==> flow/design.v <==
module alu (input signed [10:0] regA, regB,  
				input [1:0] opcode,
				input clock, computestrobe,
				output reg signed[20:0] result,  
				output reg remain,  
				output reg [20:0] remainder  
				);
	reg [10:0] N, D;
	reg signed [20:0] res_t;
	reg [20:0] rem_t;
	reg signed [22:0] P;
	integer i;
	always @(posedge clock) begin
		if (computestrobe) begin
			res_t = result;
			rem_t = remainder; 
			remain <= 1'b0;
			case(opcode)
			2'b00 : begin 
				res_t = regA + regB;
			end
			2'b01 : begin
				res_t = regA - regB;
			end
			2'b10 : begin
				P = {{11{1'b0}}, regB, 1'b0};
				for (i = 11; i > 0; i = i-1) begin
					case (P [1:0]) 
						2'b01 : P[22:12] = P[22:12] + regA;
						2'b10 : P[22:12] = P[22:12] - regA;
						default: begin end
					endcase
					P = {P[22], P[22:1]};
				end
				res_t = P [21:1];
			end
			2'b11 : begin
				res_t = 21'd0;
				rem_t = 21'd0;
				N = (regA[10] == 1)? -regA: regA;
				D = (regB[10] == 1)? -regB: regB;
				if(D != 11'd0) begin  
					for (i = 10; i >= 0; i = i-1) begin
						rem_t = rem_t << 1;
						rem_t[0] = N[i];
						if (rem_t >= D) begin
							rem_t = rem_t - D;
							res_t[i] = 1'b1;
						end
					end
					if(regA[10] == 1'b1 && rem_t != 21'd0) begin  
						rem_t = D - rem_t;
						res_t = res_t + 1'b1;
					end
					res_t = ((regA[10] == 1)^(regB[10] == 1))? -res_t:res_t;
					remain <= 1'b1;
				end
			end
			default : begin	end
			endcase
			result <= res_t;
			remainder <= rem_t;
		end
	end
endmodule 
module bcdtobin (
	input [31:0] BCD,
	output reg signed [10:0] binout);
	reg signed [10:0] temp;
	always @ (*) begin
		temp = 11'd0;  
		if(BCD[3:0] < 4'b1010) begin  
			temp = temp + BCD[3:0];		
		end else if (BCD[3:0] == 4'b1110) begin  
			temp = -temp;  
		end
		if(BCD[7:4] < 4'b1010) begin  
			temp = temp + (11'd10*BCD[7:4]);		
		end else if (BCD[7:4] == 4'b1110) begin  
			temp = -temp;
		end
		if(BCD[11:8] < 4'b1010) begin  
			temp = temp + (11'd100 * BCD[11:8]);
		end else if (BCD[11:8] == 4'b1110) begin  
			temp = -temp;
		end
		if(BCD[15:12] == 4'b1110) begin  
			temp = -temp;
		end
		binout = temp;
	end
endmodule 
module bintobcd(input signed [20:0] bin,
						output reg [31:0] bcdnum);
		reg [51:0] masterreg;
		reg negative;
		integer i;
		always @(bin) begin
			masterreg = {52{1'b0}};
			negative = (bin[20] == 1)? 1'b1: 1'b0;
			masterreg[19:0] = (negative)? -bin[19:0]: bin[19:0];
			for (i = 0; i < 20; i = i + 1) begin
				if(masterreg[23:20] >= 4'd5 ) begin
				  masterreg[23:20] = masterreg[23:20] + 4'd3;
				end
				if(masterreg[27:24] >= 4'd5 ) begin
				  masterreg[27:24] = masterreg[27:24] + 4'd3;
				end
				if(masterreg[31:28] >= 4'd5 ) begin
				  masterreg[31:28] = masterreg[31:28] + 4'd3;
				end
				if(masterreg[35:32] >= 4'd5 ) begin
				  masterreg[35:32] = masterreg[35:32] + 4'd3;
				end
				if(masterreg[39:36] >= 4'd5 ) begin
				  masterreg[39:36] = masterreg[39:36] + 4'd3;
				end
				if(masterreg[43:40] >= 4'd5 ) begin
				  masterreg[43:40] = masterreg[43:40] + 4'd3;
				end
				if(masterreg[47:44] >= 4'd5 ) begin
				  masterreg[47:44] = masterreg[47:44] + 4'd3;
				end
				masterreg = masterreg << 1;
			end
			masterreg[51:48] = (negative)? 4'b1110 : 4'b1111;
			bcdnum = masterreg[51:20];
		end
	endmodule 
module numlength (input signed [20:0] binary_num,
	output reg [3:0]length);
reg signed [20:0] abs_num;
always @ (*) begin
	abs_num = (binary_num[20] == 1)? -binary_num: binary_num;
	length <= 3'd1;
	if (abs_num > 22'd9) length <= 3'd2;
	if (abs_num > 22'd99) length <= 3'd3;
	if (abs_num > 22'd999) length <= 3'd4;
	if (abs_num > 22'd9999) length <= 3'd5;
	if (abs_num > 22'd99999) length <= 3'd6;
end
endmodule
module resultformatter (input clock, remain,
					input [20:0] ALUresult, ALUremainder,
					output reg [31:0] formattedresult, 
					output reg [31:0] result_formem);
	wire [3:0] length_result, length_remainder;
	reg [31:0] temp_result, temp_result_1, temp_remainder;
	reg [3:0] result_used, result_used_1, remainder_used;
	wire [31:0] result_bcd, remainder_bcd;
	wire result_neg;
	numlength resultlength (.binary_num(ALUresult),
									.length(length_result));
	numlength remainderlength (.binary_num(ALUremainder),
										.length(length_remainder));
	bintobcd result_to_bcd(.bin(ALUresult),
									.bcdnum(result_bcd));
	bintobcd remainder_to_bcd(.bin(ALUremainder),
									.bcdnum(remainder_bcd));
	assign result_neg = ALUresult[20];
	integer i;
	reg [31:0] fr_t, fm_t;
	always @ (posedge clock) begin
		fr_t = formattedresult;
		result_used = 4'd0;
		remainder_used = 4'd0;
		temp_remainder = remainder_bcd;
		temp_result = result_bcd;
		for (i = 0; i < 8; i = i + 1) begin
			fr_t = fr_t >> 4;  
			if (remainder_used < length_remainder && remain) begin  
				fr_t[31:28] = temp_remainder[3:0];  
				temp_remainder = temp_remainder >> 4;  
				remainder_used = remainder_used + 1'd1;  
			end else if (remainder_used == length_remainder && remain) begin
				fr_t[31:28] = 4'b1010;  
				remainder_used = remainder_used + 1'd1;
			end else if (result_used < length_result) begin  
				fr_t[31:28] = temp_result[3:0];  
				temp_result = temp_result >> 4;  
				result_used = result_used + 1'd1;  
			end else if (result_used == length_result && result_neg == 1) begin  
				fr_t[31:28] = 4'b1110;  
				result_used = result_used + 1'd1;
			end else begin
				fr_t[31:28] = 4'b1111;  
			end
		end
		formattedresult <= fr_t;
	end
	always @ (posedge clock) begin
		fm_t = result_formem;
		result_used_1 = 3'd0;
		temp_result_1 = result_bcd;
		for (i = 0; i < 8; i = i + 1) begin
			fm_t = fm_t >> 4;
			if (result_used_1 < length_result && result_used_1 < 3'd3) begin  
				fm_t[31:28] = temp_result_1[3:0];
				temp_result_1 = temp_result_1 >> 4;
				result_used_1 = result_used_1 + 1'd1;
			end else begin
				fm_t[31:28] = 4'b1111;  
			end
		end
		result_formem <= fm_t;
	end
endmodule 
module control (input dig_in,
				input reset_in,
				input ex_in,
				input op_in,
				input bksp_in,
				input MS_in,
				input MR_in,
				input MC_in,
				input sub_in,
				input clock,
				input rst,
				output reg bksp_A,
				output reg bksp_B,
				output reg load_A,
				output reg load_B,
				output reg load_mem,
				output reg clear_mem,
				output reg load_A_mem,
				output reg load_B_mem,
				output reg load_op,
				output reg execute,
				output reg reset_out,
				output reg [1:0] display_select);
	parameter start = 0, op_A = 1, op_A_neg = 2, oprnd = 3, op_B = 4, op_B_neg = 5, result = 6;
	reg[2:0]state;
	always @(posedge clock) begin
		if (rst) state <= start;
		else case(state)
			start: begin
				if (sub_in) state <= op_A_neg;
				if (dig_in || MR_in) state <= op_A;
			end
			op_A: begin
				if(op_in) state <= oprnd;
				if(reset_in) state <= start;
			end
			op_A_neg: begin
				if (sub_in || bksp_in) state <= start;
				if (dig_in || MR_in) state <= op_A;
				if(reset_in) state <= start;
			end
			oprnd: begin
				if (sub_in) state <= op_B_neg;
				if(dig_in) state <= op_B;
				if(reset_in) state <= start;
			end
			op_B: begin
				if(ex_in) state <= result;
				if(reset_in) state <= start;
			end
			op_B_neg: begin
				if (sub_in || bksp_in) state <= oprnd;
				if (dig_in || MR_in) state <= op_B;
				if(reset_in) state <= start;
			end
			result: begin
				if (reset_in) state <= start;
			end
		endcase
	end
	always @(*) begin
		bksp_A <= 0;
		bksp_B <= 0;
		load_A <= 0;
		load_B <= 0;
		load_mem <= (MS_in)? 1'b1:1'b0;
		clear_mem <= (MC_in)? 1'b1:1'b0;
		load_A_mem <= 0;
		load_B_mem <= 0;
		load_op <= 0;
		execute <= 0;
		reset_out <= 0;
		case(state)
			start: begin
				if (MR_in) load_A_mem <=1;
				else if (sub_in || dig_in) load_A <= 1;
				else 	reset_out <= 1;
				display_select <= 2'b00;
			end
			op_A: begin
				if(dig_in) load_A <= 1;
				if(MR_in) load_A_mem <=1;
				if(bksp_in) bksp_A <= 1;
				if (op_in) load_op <= 1;
				display_select = 2'b00;
			end
			op_B: begin
				if(dig_in) load_B <= 1;
				if(MR_in) load_B_mem <=1;
				if(bksp_in) bksp_B <= 1;
				if(ex_in) execute <= 1;
				display_select = 2'b01;
			end
			op_A_neg: begin
				if(dig_in) load_A <= 1;
				if (sub_in || bksp_in) bksp_A <= 1'b1;
				if(MR_in) load_A_mem <=1;
				display_select = 2'b00;
			end
			op_B_neg: begin
				if(dig_in) load_B <= 1;
				if(MR_in) load_B_mem <=1;
				if (sub_in || bksp_in) bksp_B <= 1'b1;
				display_select = 2'b01;
			end
			oprnd: begin
				if (sub_in || dig_in) load_B <= 1'b1;
				display_select = 2'b01;
			end
			result: begin
				display_select = 2'b10;
			end
			default : begin
				display_select <= 2'b00;
			end
		endcase
	end
endmodule
module bcdreg (input clock,
			input rst,
			input [3:0] digit,
			input [31:0] mem,
			input load,
			input bksp,
			input clear,
			input load_mem,
			output reg [31:0] bcdreg
);
	reg [31:0] nxt;
	always @ (posedge clock) begin
			nxt = bcdreg;
			if (rst || clear) begin  
				nxt = {8{4'b1111}};
			end else if (load_mem) begin
				nxt = mem;
			end else if (bksp) begin
				nxt = nxt >> 4;
				nxt[31:28] = 4'b1111;
			end else if (load) begin
				if(nxt[11:8] == 4'b1110) begin 
					nxt[15:0] = nxt[15:0] << 4;
				end else begin
					nxt[11:0] = nxt[11:0] << 4;
				end
				nxt[3:0] = digit;
			end
		bcdreg <= nxt;
	end
endmodule 
module memreg (input clock,
			input rst,
			input [31:0] mem_input,
			input load,
			input clear,
			output reg [31:0] memreg
);
	always @ (posedge clock) begin
			if (rst || clear) begin
				memreg <= {{7{4'b1111}},4'b0000};
			end else if (load) begin
				memreg <= mem_input;
			end 
	end
endmodule 
module memmux (input [1:0] display_select,
					input [31:0] A, B, result,
					output reg [31:0] mem_input);
	always @(*) begin
		case (display_select)
			2'b00 : mem_input = A;
			2'b01 : mem_input = B;
			2'b10 : mem_input = result;
			default : mem_input = A;
		endcase
	end
endmodule 
module displaymux (input [1:0] display_select,
					input [31:0] reg_A, reg_B, reg_result,
					output reg [3:0] hex0_out, hex1_out, hex2_out, hex3_out, hex4_out, hex5_out, hex6_out, hex7_out);
	reg [31:0] selected_reg;
	always @(*) begin
		case (display_select)
			2'b00 : selected_reg = reg_A;
			2'b01 : selected_reg = reg_B;
			2'b10 : selected_reg = reg_result;
			default : selected_reg = reg_A;
		endcase
	 hex0_out = selected_reg[3:0];
	 hex1_out = selected_reg[7:4];
	 hex2_out = selected_reg[11:8];
	 hex3_out = selected_reg[15:12];
	 hex4_out = selected_reg[19:16];
	 hex5_out = selected_reg[23:20];
	 hex6_out = selected_reg[27:24];
	 hex7_out = selected_reg[31:28];
	end
endmodule 
module char_7seg( input [3:0] S,
						output reg [0:6] Display);
	always @(S)
	begin
		case (S)
		4'b0000  : Display <= 7'b0000001;  
		4'b0001  : Display <= 7'b1001111;  
		4'b0010  : Display <= 7'b0010010;  
		4'b0011  : Display <= 7'b0000110;  
		4'b0100  : Display <= 7'b1001100;  
		4'b0101  : Display <= 7'b0100100;  
		4'b0110  : Display <= 7'b0100000;  
		4'b0111  : Display <= 7'b0001111;  
		4'b1000  : Display <= 7'b0000000;  
		4'b1001  : Display <= 7'b0001100;  
		4'b1010  : Display <= 7'b1111010;  
		4'b1110  : Display <= 7'b1111110;  
		default  : Display <= 7'b1111111;  
		endcase
	end
endmodule
module inputhandler (
	input keystrobe,
	input [3:0] keycode,
	output dig_strobe,
	output reset_strobe,
	output ex_strobe,
	output op_strobe,
	output sub_strobe,
	output [3:0] dig_code,
	output [1:0] op_code);
assign dig_strobe = ((keycode < 4'b1010) && keystrobe)? 1'b1:1'b0;
assign reset_strobe = ((keycode == 4'b1010) && keystrobe)? 1'b1:1'b0;
assign ex_strobe = ((keycode == 4'b1011) && keystrobe)? 1'b1:1'b0;
assign op_strobe = ((keycode > 4'b1011) && keystrobe)? 1'b1:1'b0;
assign sub_strobe = ((keycode == 4'b1110) && keystrobe)? 1'b1:1'b0;
assign dig_code = keycode;
assign op_code = ~keycode[1:0];  
endmodule
module opreg (input load,
			input [1:0] op_code,
			input clock,
			output reg [1:0] operator);
	always @ (posedge clock) begin
		if(load)	operator <= op_code;
	end
endmodule 
module posedgetrigger (
		input clock,
		input rst,
		input signal,
		output strobe);
	reg signal_last;
	always @(posedge clock) begin
			if (rst) signal_last <= 1'b0;
			else signal_last <= signal;
	end
	assign strobe = (signal && ~signal_last)? 1'b1:1'b0;
endmodule 
module negedgetrigger (
		input clock,
		input rst,
		input signal,
		output strobe);
	reg signal_last;
	always @(posedge clock) begin
			if (rst) signal_last <= 1'b1;
			else signal_last <= signal;
	end
	assign strobe = (~signal && signal_last)? 1'b1:1'b0;
endmodule 
module PBhandler (
	input [3:0] KEY,
	input clock,
	input rst,
	output bksp_strobe,
	output MS_strobe,
	output MR_strobe,
	output MC_strobe);
negedgetrigger bksp (.clock(clock), .rst(rst), .signal(KEY[0]), .strobe(bksp_strobe));
negedgetrigger MS (.clock(clock), .rst(rst), .signal(KEY[1]), .strobe(MS_strobe));
negedgetrigger MR (.clock(clock), .rst(rst), .signal(KEY[2]), .strobe(MR_strobe));
negedgetrigger MC (.clock(clock), .rst(rst), .signal(KEY[3]), .strobe(MC_strobe));
endmodule
`default_nettype none
module calculator (input CLOCK_50,
							input RESET,
							input KEYPRESSED,
							input [3:0] KEYCODE,
							input [3:0] KEY,
							output [0:6] HEX0, HEX1, HEX2, HEX3, HEX4, HEX5, HEX6, HEX7
							);
		wire clockmain = CLOCK_50;
		wire rst = RESET;
		wire [3:0] keycode = KEYCODE;
		wire keystrobe;
		wire load_A, load_B;
		wire bksp_A, bksp_B;
		posedgetrigger keypressedge (.clock(clockmain), .rst(rst), .signal(KEYPRESSED), .strobe(keystrobe));
		wire dig_strobe, reset_strobe, ex_strobe, op_strobe, sub_strobe;
		wire [3:0] dig_code;
		wire [1:0] op_code;
		inputhandler keypad (
			.keystrobe(keystrobe),
			.keycode(keycode),
			.dig_strobe(dig_strobe),
			.reset_strobe(reset_strobe),
			.ex_strobe(ex_strobe),
			.op_strobe(op_strobe),
			.sub_strobe(sub_strobe),
			.dig_code(dig_code),
			.op_code(op_code)
		);
		wire bksp_strobe, MS_strobe, MR_strobe, MC_strobe;
		PBhandler PB (
			.KEY(KEY),
			.clock(clockmain),
			.rst(rst),
			.bksp_strobe(bksp_strobe),
			.MS_strobe(MS_strobe),
			.MR_strobe(MR_strobe),
			.MC_strobe(MC_strobe)
		);
		wire [1:0] display_select;
		wire load_op, reset_state, execute, load_A_mem, load_B_mem, load_mem, clear_mem;
		control FSM (
			.dig_in(dig_strobe),
			.reset_in(reset_strobe),
			.ex_in(ex_strobe),
			.op_in(op_strobe),
			.bksp_in(bksp_strobe),
			.MS_in(MS_strobe),
			.MR_in(MR_strobe),
			.MC_in(MC_strobe),
			.sub_in(sub_strobe),
			.clock(clockmain),
			.rst(rst),
			.bksp_A(bksp_A),
			.bksp_B(bksp_B),
			.load_A(load_A),
			.load_B(load_B),
			.load_mem(load_mem),
			.clear_mem(clear_mem),
			.load_A_mem(load_A_mem),
			.load_B_mem(load_B_mem),
			.load_op(load_op),
			.reset_out(reset_state),
			.execute(execute),  
			.display_select(display_select)
		);
		wire[31:0] reg_A, reg_B;
		wire [31:0] memory_selected, memory_stored;
		bcdreg operand_A (.clock(clockmain), .rst(rst),
							.digit(dig_code),
							.load(load_A),
							.bksp(bksp_A),
							.clear(reset_state),
							.bcdreg(reg_A),
							.mem(memory_stored),
							.load_mem(load_A_mem)
							);
		bcdreg operand_B (.clock(clockmain), .rst(rst),
							.digit(dig_code),
							.load(load_B),
							.bksp(bksp_B),
							.clear(reset_state),
							.bcdreg(reg_B),
							.mem(memory_stored),
							.load_mem(load_B_mem)
							);
		wire [1:0] operator;
		opreg op (.clock(clockmain),
			.load(load_op),
			.op_code(op_code),
			.operator(operator)
		);
		wire [10:0] reg_A_binary, reg_B_binary;
		wire [31:0] reg_result, reg_memresult;
		wire [20:0] result_bin, remainder_bin; 
		wire remain;
		bcdtobin reg_A_tobinary (.BCD(reg_A), .binout(reg_A_binary));
		bcdtobin reg_B_tobinary (.BCD(reg_B), .binout(reg_B_binary));
		alu alu_1 (.regA(reg_A_binary), 
					.regB(reg_B_binary),
					.opcode(operator),
					.clock(clockmain),
					.computestrobe(execute),
					.result(result_bin),
					.remain(remain),
					.remainder(remainder_bin));
		resultformatter resultformatter_1 (.clock(clockmain),
														.remain(remain),
														.ALUresult(result_bin),
														.ALUremainder(remainder_bin),
														.formattedresult(reg_result),
														.result_formem(reg_memresult));
		memmux memory_select (.display_select(display_select),
									.A(reg_A),
									.B(reg_B),
									.result(reg_memresult),
									.mem_input(memory_selected));
		memreg memory_register (.clock(clockmain), .rst(rst),
										.mem_input(memory_selected),
										.load(load_mem),
										.clear(clear_mem),
										.memreg(memory_stored));
		wire [3:0] hex0char_A, hex1char_A, hex2char_A, bcdneg_A;
		wire [3:0] hex0char_B, hex1char_B, hex2char_B, bcdneg_B;
		wire [3:0] hex0_out, hex1_out, hex2_out, hex3_out, hex4_out, hex5_out, hex6_out, hex7_out;
		displaymux displayMUX (.display_select(display_select),
								.reg_A(reg_A),
								.reg_B(reg_B),
								.reg_result(reg_result),
								.hex0_out(hex0_out), 
								.hex1_out(hex1_out), 
								.hex2_out(hex2_out), 
								.hex3_out(hex3_out), 
								.hex4_out(hex4_out), 
								.hex5_out(hex5_out), 
								.hex6_out(hex6_out), 
								.hex7_out(hex7_out)
								);
		char_7seg H0 (.S(hex0_out), .Display(HEX0));
		char_7seg H1 (.S(hex1_out), .Display(HEX1));
		char_7seg H2 (.S(hex2_out), .Display(HEX2));
		char_7seg H3 (.S(hex3_out), .Display(HEX3));
		char_7seg H4 (.S(hex4_out), .Display(HEX4));
		char_7seg H5 (.S(hex5_out), .Display(HEX5));
		char_7seg H6 (.S(hex6_out), .Display(HEX6));
		char_7seg H7 (.S(hex7_out), .Display(HEX7));
endmodule 
Step by step through the tools: calculator --
Module calculator before and after one edit of its RTL, step after step. Lines under "unedited" count in the file above, lines under "edited" in the edited file. "change" is "edited" less "unedited", of the values as shown. Cell names lack the library's common part. Not given: -
Inputs: top calculator, clock CLOCK_50, standard-cell library sky130hd, timing corner tt_025C_1v80

The edit --
The edit as a unified diff against the file above. The edit is scripted: it alters the design's behaviour and was not made to optimise anything.
begin of diff
@@ -76,5 +76,5 @@
 		end
 		if(BCD[7:4] < 4'b1010) begin  
-			temp = temp + (11'd10*BCD[7:4]);		
+			temp = temp | (11'd10*BCD[7:4]);		
 		end else if (BCD[7:4] == 4'b1110) begin  
 			temp = -temp;
end of diff

Word level --
Source: Yosys, flattened and elaborated, memories not mapped. Widths are those after wreduce. Registers that Yosys merges into a memory's read port (data or address) are not register bits. Print and check cells do not count. Memory sizes are those after Yosys's memory passes, which may raise the word count (mostly to a power of two), join words into wider ones and drop unused or constant bits.
Word-level totals:
- cells after elaboration | unedited 1320, edited 1320, change 0
- memories | unedited 8, edited 8, change 0
- input port bits | unedited 11, edited 11, change 0
- register bits after elaboration | unedited 213, edited 213, change 0
- bits in read-only memories | unedited 896, edited 896, change 0
- output and inout port bits | unedited 56, edited 56, change 0
Operators by class:
- multiplexer cells | unedited 566, edited 566, change 0
- multipliers | unedited 4, edited 4, change 0
- $lt $le $gt $ge | unedited 283, edited 283, change 0
- eq/ne operators | unedited 61, edited 61, change 0
- bitwise gates (word level) | unedited 8, edited 10, change +2
- $add $sub $neg | unedited 295, edited 293, change -2
- reductions and logical operators | unedited 69, edited 69, change 0
Memories:
- shape (words x width / read and write ports) | unedited 16 x 7 bit 1R0W; 16 x 7 bit 1R0W; 16 x 7 bit 1R0W; 16 x 7 bit 1R0W; 16 x 7 bit 1R0W; 16 x 7 bit 1R0W; [+2], edited 16 x 7 bit 1R0W; 16 x 7 bit 1R0W; 16 x 7 bit 1R0W; 16 x 7 bit 1R0W; 16 x 7 bit 1R0W; 16 x 7 bit 1R0W; [+2]
A list marked [+n] leaves out that many cells.
Operators with widths:
- adder 11 bit | unedited 14, edited 12, change -2
- bitwise OR 11 bit | unedited 0, edited 2, change +2
Operator kinds equal on both sides are left out: 86.

Longest topological paths --
Depth = most cells in a row (Yosys ltp): at word level without a register or memory, in the mapped netlist without a sequential cell, where the memories' decode and read muxes count.
Depth:
- depth in word-level cells | unedited 77, edited 77, change 0
- ABC_AREA | unedited 1, edited 1
- gate-level depth with buffers | unedited 232, edited 251, change +19
- depth with buffers taken out | unedited 213, edited 233, change +20

Mapped cells and area --
Yosys stat after the flow's synthesis: flattened, memories mapped to cells. It holds for the ABC_AREA given above (unset counts as 0); a run with the other value may have another netlist.
Mapped netlist:
- sequential area (um^2) | unedited 4794.6, edited 4794.6, change 0.0
- mapped area (um^2) | unedited 50781.2, edited 50285.7, change -495.5
- cells in the netlist | unedited 8876, edited 8806, change -70
- buffer cells | unedited 205, edited 202, change -3
- flip-flop cells | unedited 217, edited 217, change 0
Cells by type:
- nand3_1 | unedited 726, edited 803, change +77
- o21ai_0 | unedited 828, edited 774, change -54
- xor2_1 | unedited 264, edited 237, change -27
- clkbuf_1 | unedited 143, edited 117, change -26
- o21ai_1 | unedited 95, edited 70, change -25
- inv_1 | unedited 1520, edited 1498, change -22
- a21oi_1 | unedited 376, edited 398, change +22
- o31ai_1 | unedited 42, edited 59, change +17
- nor2_1 | unedited 880, edited 864, change -16
- buf_4 | unedited 4, edited 19, change +15
- nor4_1 | unedited 31, edited 17, change -14
- o21a_1 | unedited 23, edited 11, change -12
- o22ai_1 | unedited 43, edited 52, change +9
- o21bai_1 | unedited 32, edited 40, change +8
- ha_1 | unedited 669, edited 662, change -7
- nand3b_1 | unedited 36, edited 29, change -7
- a31oi_1 | unedited 31, edited 24, change -7
- clkinv_1 | unedited 16, edited 9, change -7
Cell types equal on both sides are left out: 14. The list need not be complete.

Path before layout --
Source: OpenSTA report_checks on the synthesized netlist (no wires, ideal clock, input and output delay 20% of the period each), path of least setup slack; recovery checks are left aside. Register names are those of the netlist, which keeps one name where synthesis merged equal registers.
Path post-synthesis:
- path kind | unedited reg-to-reg, edited reg-to-reg
- start | unedited register operand_A.bcdreg[5], edited register operand_A.bcdreg[6]
- end | unedited register alu_1.remainder[18], edited register alu_1.remainder[19]
- launch time at the first pin (ns) | unedited 0.000, edited 0.000, change 0.000
- required time (ns) | unedited 49.854, edited 49.743, change -0.111
- arrival time (ns) | unedited 31.843, edited 30.609, change -1.234
- setup time (ns) | unedited 0.146, edited 0.257, change +0.111
- path buffers | unedited 22, edited 21, change -1
- period (ns) | unedited 50.0, edited 50.0, change 0.0
- driving pins on the path | unedited 220, edited 245, change +25
- path delay (ns) | unedited 31.989, edited 30.866, change -1.123
- path slack (ns) | unedited 18.011, edited 19.134, change +1.123
- synthesis period reached (ns) | unedited 31.989, edited 30.866, change -1.123
"path delay" is the arrival time less input delay plus setup time. "driving pins on the path" counts driving pins, that of a launching flip-flop among them; a cell with two outputs on the path counts twice. "synthesis period reached" = period - worst setup slack (recovery checks aside). The figure is calculated, with input and output delays left at 20% of the set period. The rows between start and end are the longest chain of elaborated cells between them; the timing report does not say that the signal goes this way. Where chains are equally long, one stands for them. Each line given opens the expression or statement behind the cell; cells for indexed reads and writes are added by Yosys, which also makes memories of some case tables.
Between the ends, post-synthesis, unedited: path through dfxtp_1 -> inv_1 -> nor4_1 -> inv_1 -> nor2_1 -> xor2_1 -> nand2_1 -> o21ai_0 -> inv_1 -> ha_1 -> fa_1 -> nand2_1 -> inv_1 -> o21a_1 -> nor2_1 -> nor2_1 -> nor2_1 -> o21ai_0 -> (+184 left out) -> nand2_1 -> ha_1 -> a21oi_1 -> inv_1 -> a31oi_1 -> o21ai_0 -> a21oi_1 -> o21bai_1 -> a21oi_1 -> o21bai_1 -> nand2_1 -> a21oi_1 -> inv_1 -> nor2_1 -> nand3_1 -> o21ai_0 -> o21ai_0 -> a21oi_1, cells in the longest elaborated chain 70, elaborated cells between the ends (all ways) 86, source lines of those cells 17, classes of those cells add/sub (17); mul (1); compare (12); eq/ne (1); mux (53); reduce/logical (2)
RTL lines, path post-synthesis, unedited:
- start, declared | RTL line 334 | output reg [31:0] bcdreg
- start, assigned | RTL line 354 | bcdreg <= nxt;
- multiplier 3 x 4 -> 7 bit | RTL line 78 | temp = temp + (11'd10*BCD[7:4]);
- adder 11 bit | RTL line 78
- 2-to-1 mux 11 bit | RTL line 77 | if(BCD[7:4] < 4'b1010) begin
- negation 11 bit | RTL line 85 | temp = -temp;
- 2-to-1 mux 11 bit | RTL line 84 | end else if (BCD[11:8] == 4'b1110) begin
- 2-to-1 mux 11 bit | RTL line 82 | if(BCD[11:8] < 4'b1010) begin
- negation 11 bit | RTL line 88 | temp = -temp;
- (+56 left out)
- 2-to-1 mux 21 bit | RTL line 18 | case(opcode)
- 2-to-1 mux 21 bit | RTL line 14 | if (computestrobe) begin
- nonzero test 21 bit | RTL line 51 | if(regA[10] == 1'b1 && rem_t != 21'd0) begin
- logical AND 1 bit | RTL line 51
- 2-to-1 mux 21 bit | RTL line 51
- 2-to-1 mux 21 bit | RTL line 42 | if(D != 11'd0) begin
- 2-to-1 mux 21 bit | RTL line 18
- end, assigned | RTL line 62 | remainder <= rem_t;
- end, declared | RTL line 6 | output reg [20:0] remainder
Between the ends, post-synthesis, edited: path through dfxtp_1 -> inv_1 -> nor4_1 -> inv_1 -> or2_2 -> o21ai_0 -> inv_1 -> ha_1 -> inv_1 -> nor2_1 -> a211oi_1 -> inv_1 -> a21oi_1 -> inv_1 -> a21oi_1 -> nor2_1 -> o21ai_0 -> nand2_1 -> (+209 left out) -> nand2_1 -> a21oi_1 -> o21bai_1 -> nand3_1 -> a21boi_0 -> o21ai_0 -> nand2_1 -> nand2_1 -> inv_1 -> o21ai_0 -> nand2_1 -> nand3_1 -> nor2_1 -> nand3_1 -> nor2_1 -> o21ai_0 -> nand2_1 -> nor2_1, cells in the longest elaborated chain 70, elaborated cells between the ends (all ways) 86, source lines of those cells 17, classes of those cells add/sub (16); mul (1); compare (12); eq/ne (1); mux (53); logic (1); reduce/logical (2)
RTL lines, path post-synthesis, edited:
- start, declared | RTL line 334 | output reg [31:0] bcdreg
- start, assigned | RTL line 354 | bcdreg <= nxt;
- multiplier 3 x 4 -> 7 bit | RTL line 78 | temp = temp | (11'd10*BCD[7:4]);
- bitwise OR 11 bit | RTL line 78
- 2-to-1 mux 11 bit | RTL line 77 | if(BCD[7:4] < 4'b1010) begin
- negation 11 bit | RTL line 85 | temp = -temp;
- 2-to-1 mux 11 bit | RTL line 84 | end else if (BCD[11:8] == 4'b1110) begin
- 2-to-1 mux 11 bit | RTL line 82 | if(BCD[11:8] < 4'b1010) begin
- negation 11 bit | RTL line 88 | temp = -temp;
- (+56 left out)
- 2-to-1 mux 21 bit | RTL line 18 | case(opcode)
- 2-to-1 mux 21 bit | RTL line 14 | if (computestrobe) begin
- nonzero test 21 bit | RTL line 51 | if(regA[10] == 1'b1 && rem_t != 21'd0) begin
- logical AND 1 bit | RTL line 51
- 2-to-1 mux 21 bit | RTL line 51
- 2-to-1 mux 21 bit | RTL line 42 | if(D != 11'd0) begin
- 2-to-1 mux 21 bit | RTL line 18
- end, assigned | RTL line 62 | remainder <= rem_t;
- end, declared | RTL line 6 | output reg [20:0] remainder

Timing after layout --
Path of least setup slack in the final report of each run of pair A (OpenROAD, finished layout, wires in). Where an end is a register, its clock arrival counts in the times.
Path post-layout:
- path kind | unedited reg-to-reg, edited reg-to-reg
- start | unedited register operand_A.bcdreg[1], edited register operand_A.bcdreg[1]
- end | unedited register alu_1.remainder[19], edited register alu_1.remainder[19]
- path slack (ns) | unedited 4.05, edited 4.02, change -0.03
- launch time at the first pin (ns) | unedited 0.58, edited 0.53, change -0.05
- arrival time (ns) | unedited 34.77, edited 34.67, change -0.10
- setup time (ns) | unedited 0.14, edited 0.25, change +0.11
- period (ns) | unedited 38.4, edited 38.4, change 0.0
- required time (ns) | unedited 38.82, edited 38.69, change -0.13
- driving pins on the path | unedited 210, edited 223, change +13
- path buffers | unedited 2, edited 0, change -2
The rows between start and end are the longest chain of elaborated cells between them; the timing report does not say that the signal goes this way. Where chains are equally long, one stands for them.
Between the ends, post-layout, unedited: path through dfxtp_1 -> inv_1 -> nor2_1 -> ha_1 -> inv_1 -> fa_1 -> inv_1 -> o21ai_1 -> inv_1 -> ha_1 -> fa_1 -> nand2_1 -> inv_1 -> o21a_1 -> nor2_1 -> nor2_1 -> nor2_1 -> o21ai_0 -> (+174 left out) -> nand3_1 -> nand2_1 -> a21oi_1 -> o21bai_1 -> nand3_1 -> a21oi_1 -> o21ai_0 -> nand2_1 -> nand2_1 -> inv_1 -> o21ai_0 -> nand2_1 -> nand3_1 -> nor2_1 -> nand3_1 -> o21ai_0 -> o21ai_0 -> a21oi_1, cells in the longest elaborated chain 72, elaborated cells between the ends (all ways) 86, source lines of those cells 19, classes of those cells add/sub (18); compare (12); mux (54); reduce/logical (2)
RTL lines, path post-layout, unedited:
- start, declared | RTL line 334 | output reg [31:0] bcdreg
- start, assigned | RTL line 354 | bcdreg <= nxt;
- less-than comparator 4 bit | RTL line 72 | if(BCD[3:0] < 4'b1010) begin
- 2-to-1 mux 4 bit | RTL line 72
- negation 11 bit | RTL line 80 | temp = -temp;
- 2-to-1 mux 11 bit | RTL line 79 | end else if (BCD[7:4] == 4'b1110) begin
- 2-to-1 mux 11 bit | RTL line 77 | if(BCD[7:4] < 4'b1010) begin
- negation 11 bit | RTL line 85 | temp = -temp;
- 2-to-1 mux 11 bit | RTL line 84 | end else if (BCD[11:8] == 4'b1110) begin
- (+58 left out)
- 2-to-1 mux 21 bit | RTL line 18 | case(opcode)
- 2-to-1 mux 21 bit | RTL line 14 | if (computestrobe) begin
- nonzero test 21 bit | RTL line 51 | if(regA[10] == 1'b1 && rem_t != 21'd0) begin
- logical AND 1 bit | RTL line 51
- 2-to-1 mux 21 bit | RTL line 51
- 2-to-1 mux 21 bit | RTL line 42 | if(D != 11'd0) begin
- 2-to-1 mux 21 bit | RTL line 18
- end, assigned | RTL line 62 | remainder <= rem_t;
- end, declared | RTL line 6 | output reg [20:0] remainder
Between the ends, post-layout, edited: path through dfxtp_1 -> nor2_1 -> nor2_1 -> inv_1 -> nand2_1 -> ha_1 -> or2_2 -> o211ai_1 -> o21ai_0 -> inv_1 -> ha_1 -> inv_1 -> fa_1 -> o21ai_0 -> nand2_1 -> nand2_1 -> a21oi_1 -> or2_2 -> (+187 left out) -> nand2_1 -> a21oi_1 -> o21bai_1 -> nand3_1 -> a21boi_0 -> o21ai_0 -> nand2_1 -> nand2_1 -> inv_1 -> o21ai_0 -> nand2_1 -> nand3_1 -> nor2_1 -> nand3_1 -> nor2_1 -> o21ai_0 -> nand2_1 -> nor2_1, cells in the longest elaborated chain 72, elaborated cells between the ends (all ways) 86, source lines of those cells 19, classes of those cells add/sub (17); compare (12); mux (54); logic (1); reduce/logical (2)
RTL lines, path post-layout, edited:
- start, declared | RTL line 334 | output reg [31:0] bcdreg
- start, assigned | RTL line 354 | bcdreg <= nxt;
- less-than comparator 4 bit | RTL line 72 | if(BCD[3:0] < 4'b1010) begin
- 2-to-1 mux 4 bit | RTL line 72
- negation 11 bit | RTL line 80 | temp = -temp;
- 2-to-1 mux 11 bit | RTL line 79 | end else if (BCD[7:4] == 4'b1110) begin
- 2-to-1 mux 11 bit | RTL line 77 | if(BCD[7:4] < 4'b1010) begin
- negation 11 bit | RTL line 85 | temp = -temp;
- 2-to-1 mux 11 bit | RTL line 84 | end else if (BCD[11:8] == 4'b1110) begin
- (+58 left out)
- 2-to-1 mux 21 bit | RTL line 18 | case(opcode)
- 2-to-1 mux 21 bit | RTL line 14 | if (computestrobe) begin
- nonzero test 21 bit | RTL line 51 | if(regA[10] == 1'b1 && rem_t != 21'd0) begin
- logical AND 1 bit | RTL line 51
- 2-to-1 mux 21 bit | RTL line 51
- 2-to-1 mux 21 bit | RTL line 42 | if(D != 11'd0) begin
- 2-to-1 mux 21 bit | RTL line 18
- end, assigned | RTL line 62 | remainder <= rem_t;
- end, declared | RTL line 6 | output reg [20:0] remainder

Measured runs --
Runs of the flow (Yosys, OpenROAD) on both versions; the two runs of a pair have the same settings. The constraints put input and output delay at 20% of the set period each and load the outputs with 0.01 pF.
Flow settings, pair A: ABC_AREA 1, CORE_UTILIZATION 40, period_ns 38.4, CAP_MARGIN 20, CORE_MARGIN 2, SLEW_MARGIN 20
Measured results, pair A:
- synthesis area (um^2) | unedited 50781.2, edited 50285.7, change -495.5
- smallest setup slack (ns) | unedited 4.051, edited 4.018, change -0.033
- achieved clock period (ns) | unedited 34.349, edited 34.382, change +0.033
- die footprint (um^2) | unedited 129820.0, edited 128565.0, change -1255.0
- utilization after routing (%) | unedited 43.1, edited 42.7, change -0.4
- std-cell area (final layout) (um^2) | unedited 54200.7, edited 53510.1, change -690.6
- lowest hold slack (ns) | unedited 0.474, edited 0.481, change +0.007
- post-route setup TNS (ns) | unedited 0.000, edited 0.000, change 0.000
Flow settings, pair B: ABC_AREA 1, CELL_PAD_IN_SITES_GLOBAL_PLACEMENT 1, CORE_MARGIN 3, CORE_UTILIZATION 19, CTS_CLUSTER_DIAMETER 53, PLACE_DENSITY 0.48, SETUP_SLACK_MARGIN 5.0, SLEW_MARGIN 0, period_ns 58.1, CAP_MARGIN 20
Measured results, pair B:
- synthesis area (um^2) | unedited 50781.2, edited 50285.7, change -495.5
- smallest setup slack (ns) | unedited 20.460, edited 21.046, change +0.586
- achieved clock period (ns) | unedited 37.640, edited 37.054, change -0.586
- die footprint (um^2) | unedited 273508.0, edited 270868.0, change -2640.0
- utilization after routing (%) | unedited 21.5, edited 21.4, change -0.1
- std-cell area (final layout) (um^2) | unedited 57088.5, edited 56227.7, change -860.8
- lowest hold slack (ns) | unedited 0.469, edited 0.470, change +0.001
- post-route setup TNS (ns) | unedited 0.000, edited 0.000, change 0.000
By "achieved clock period" is meant the clock period of the run minus its worst setup slack. This is arithmetic on one report: input and output delays are still those of the set period (20% each).
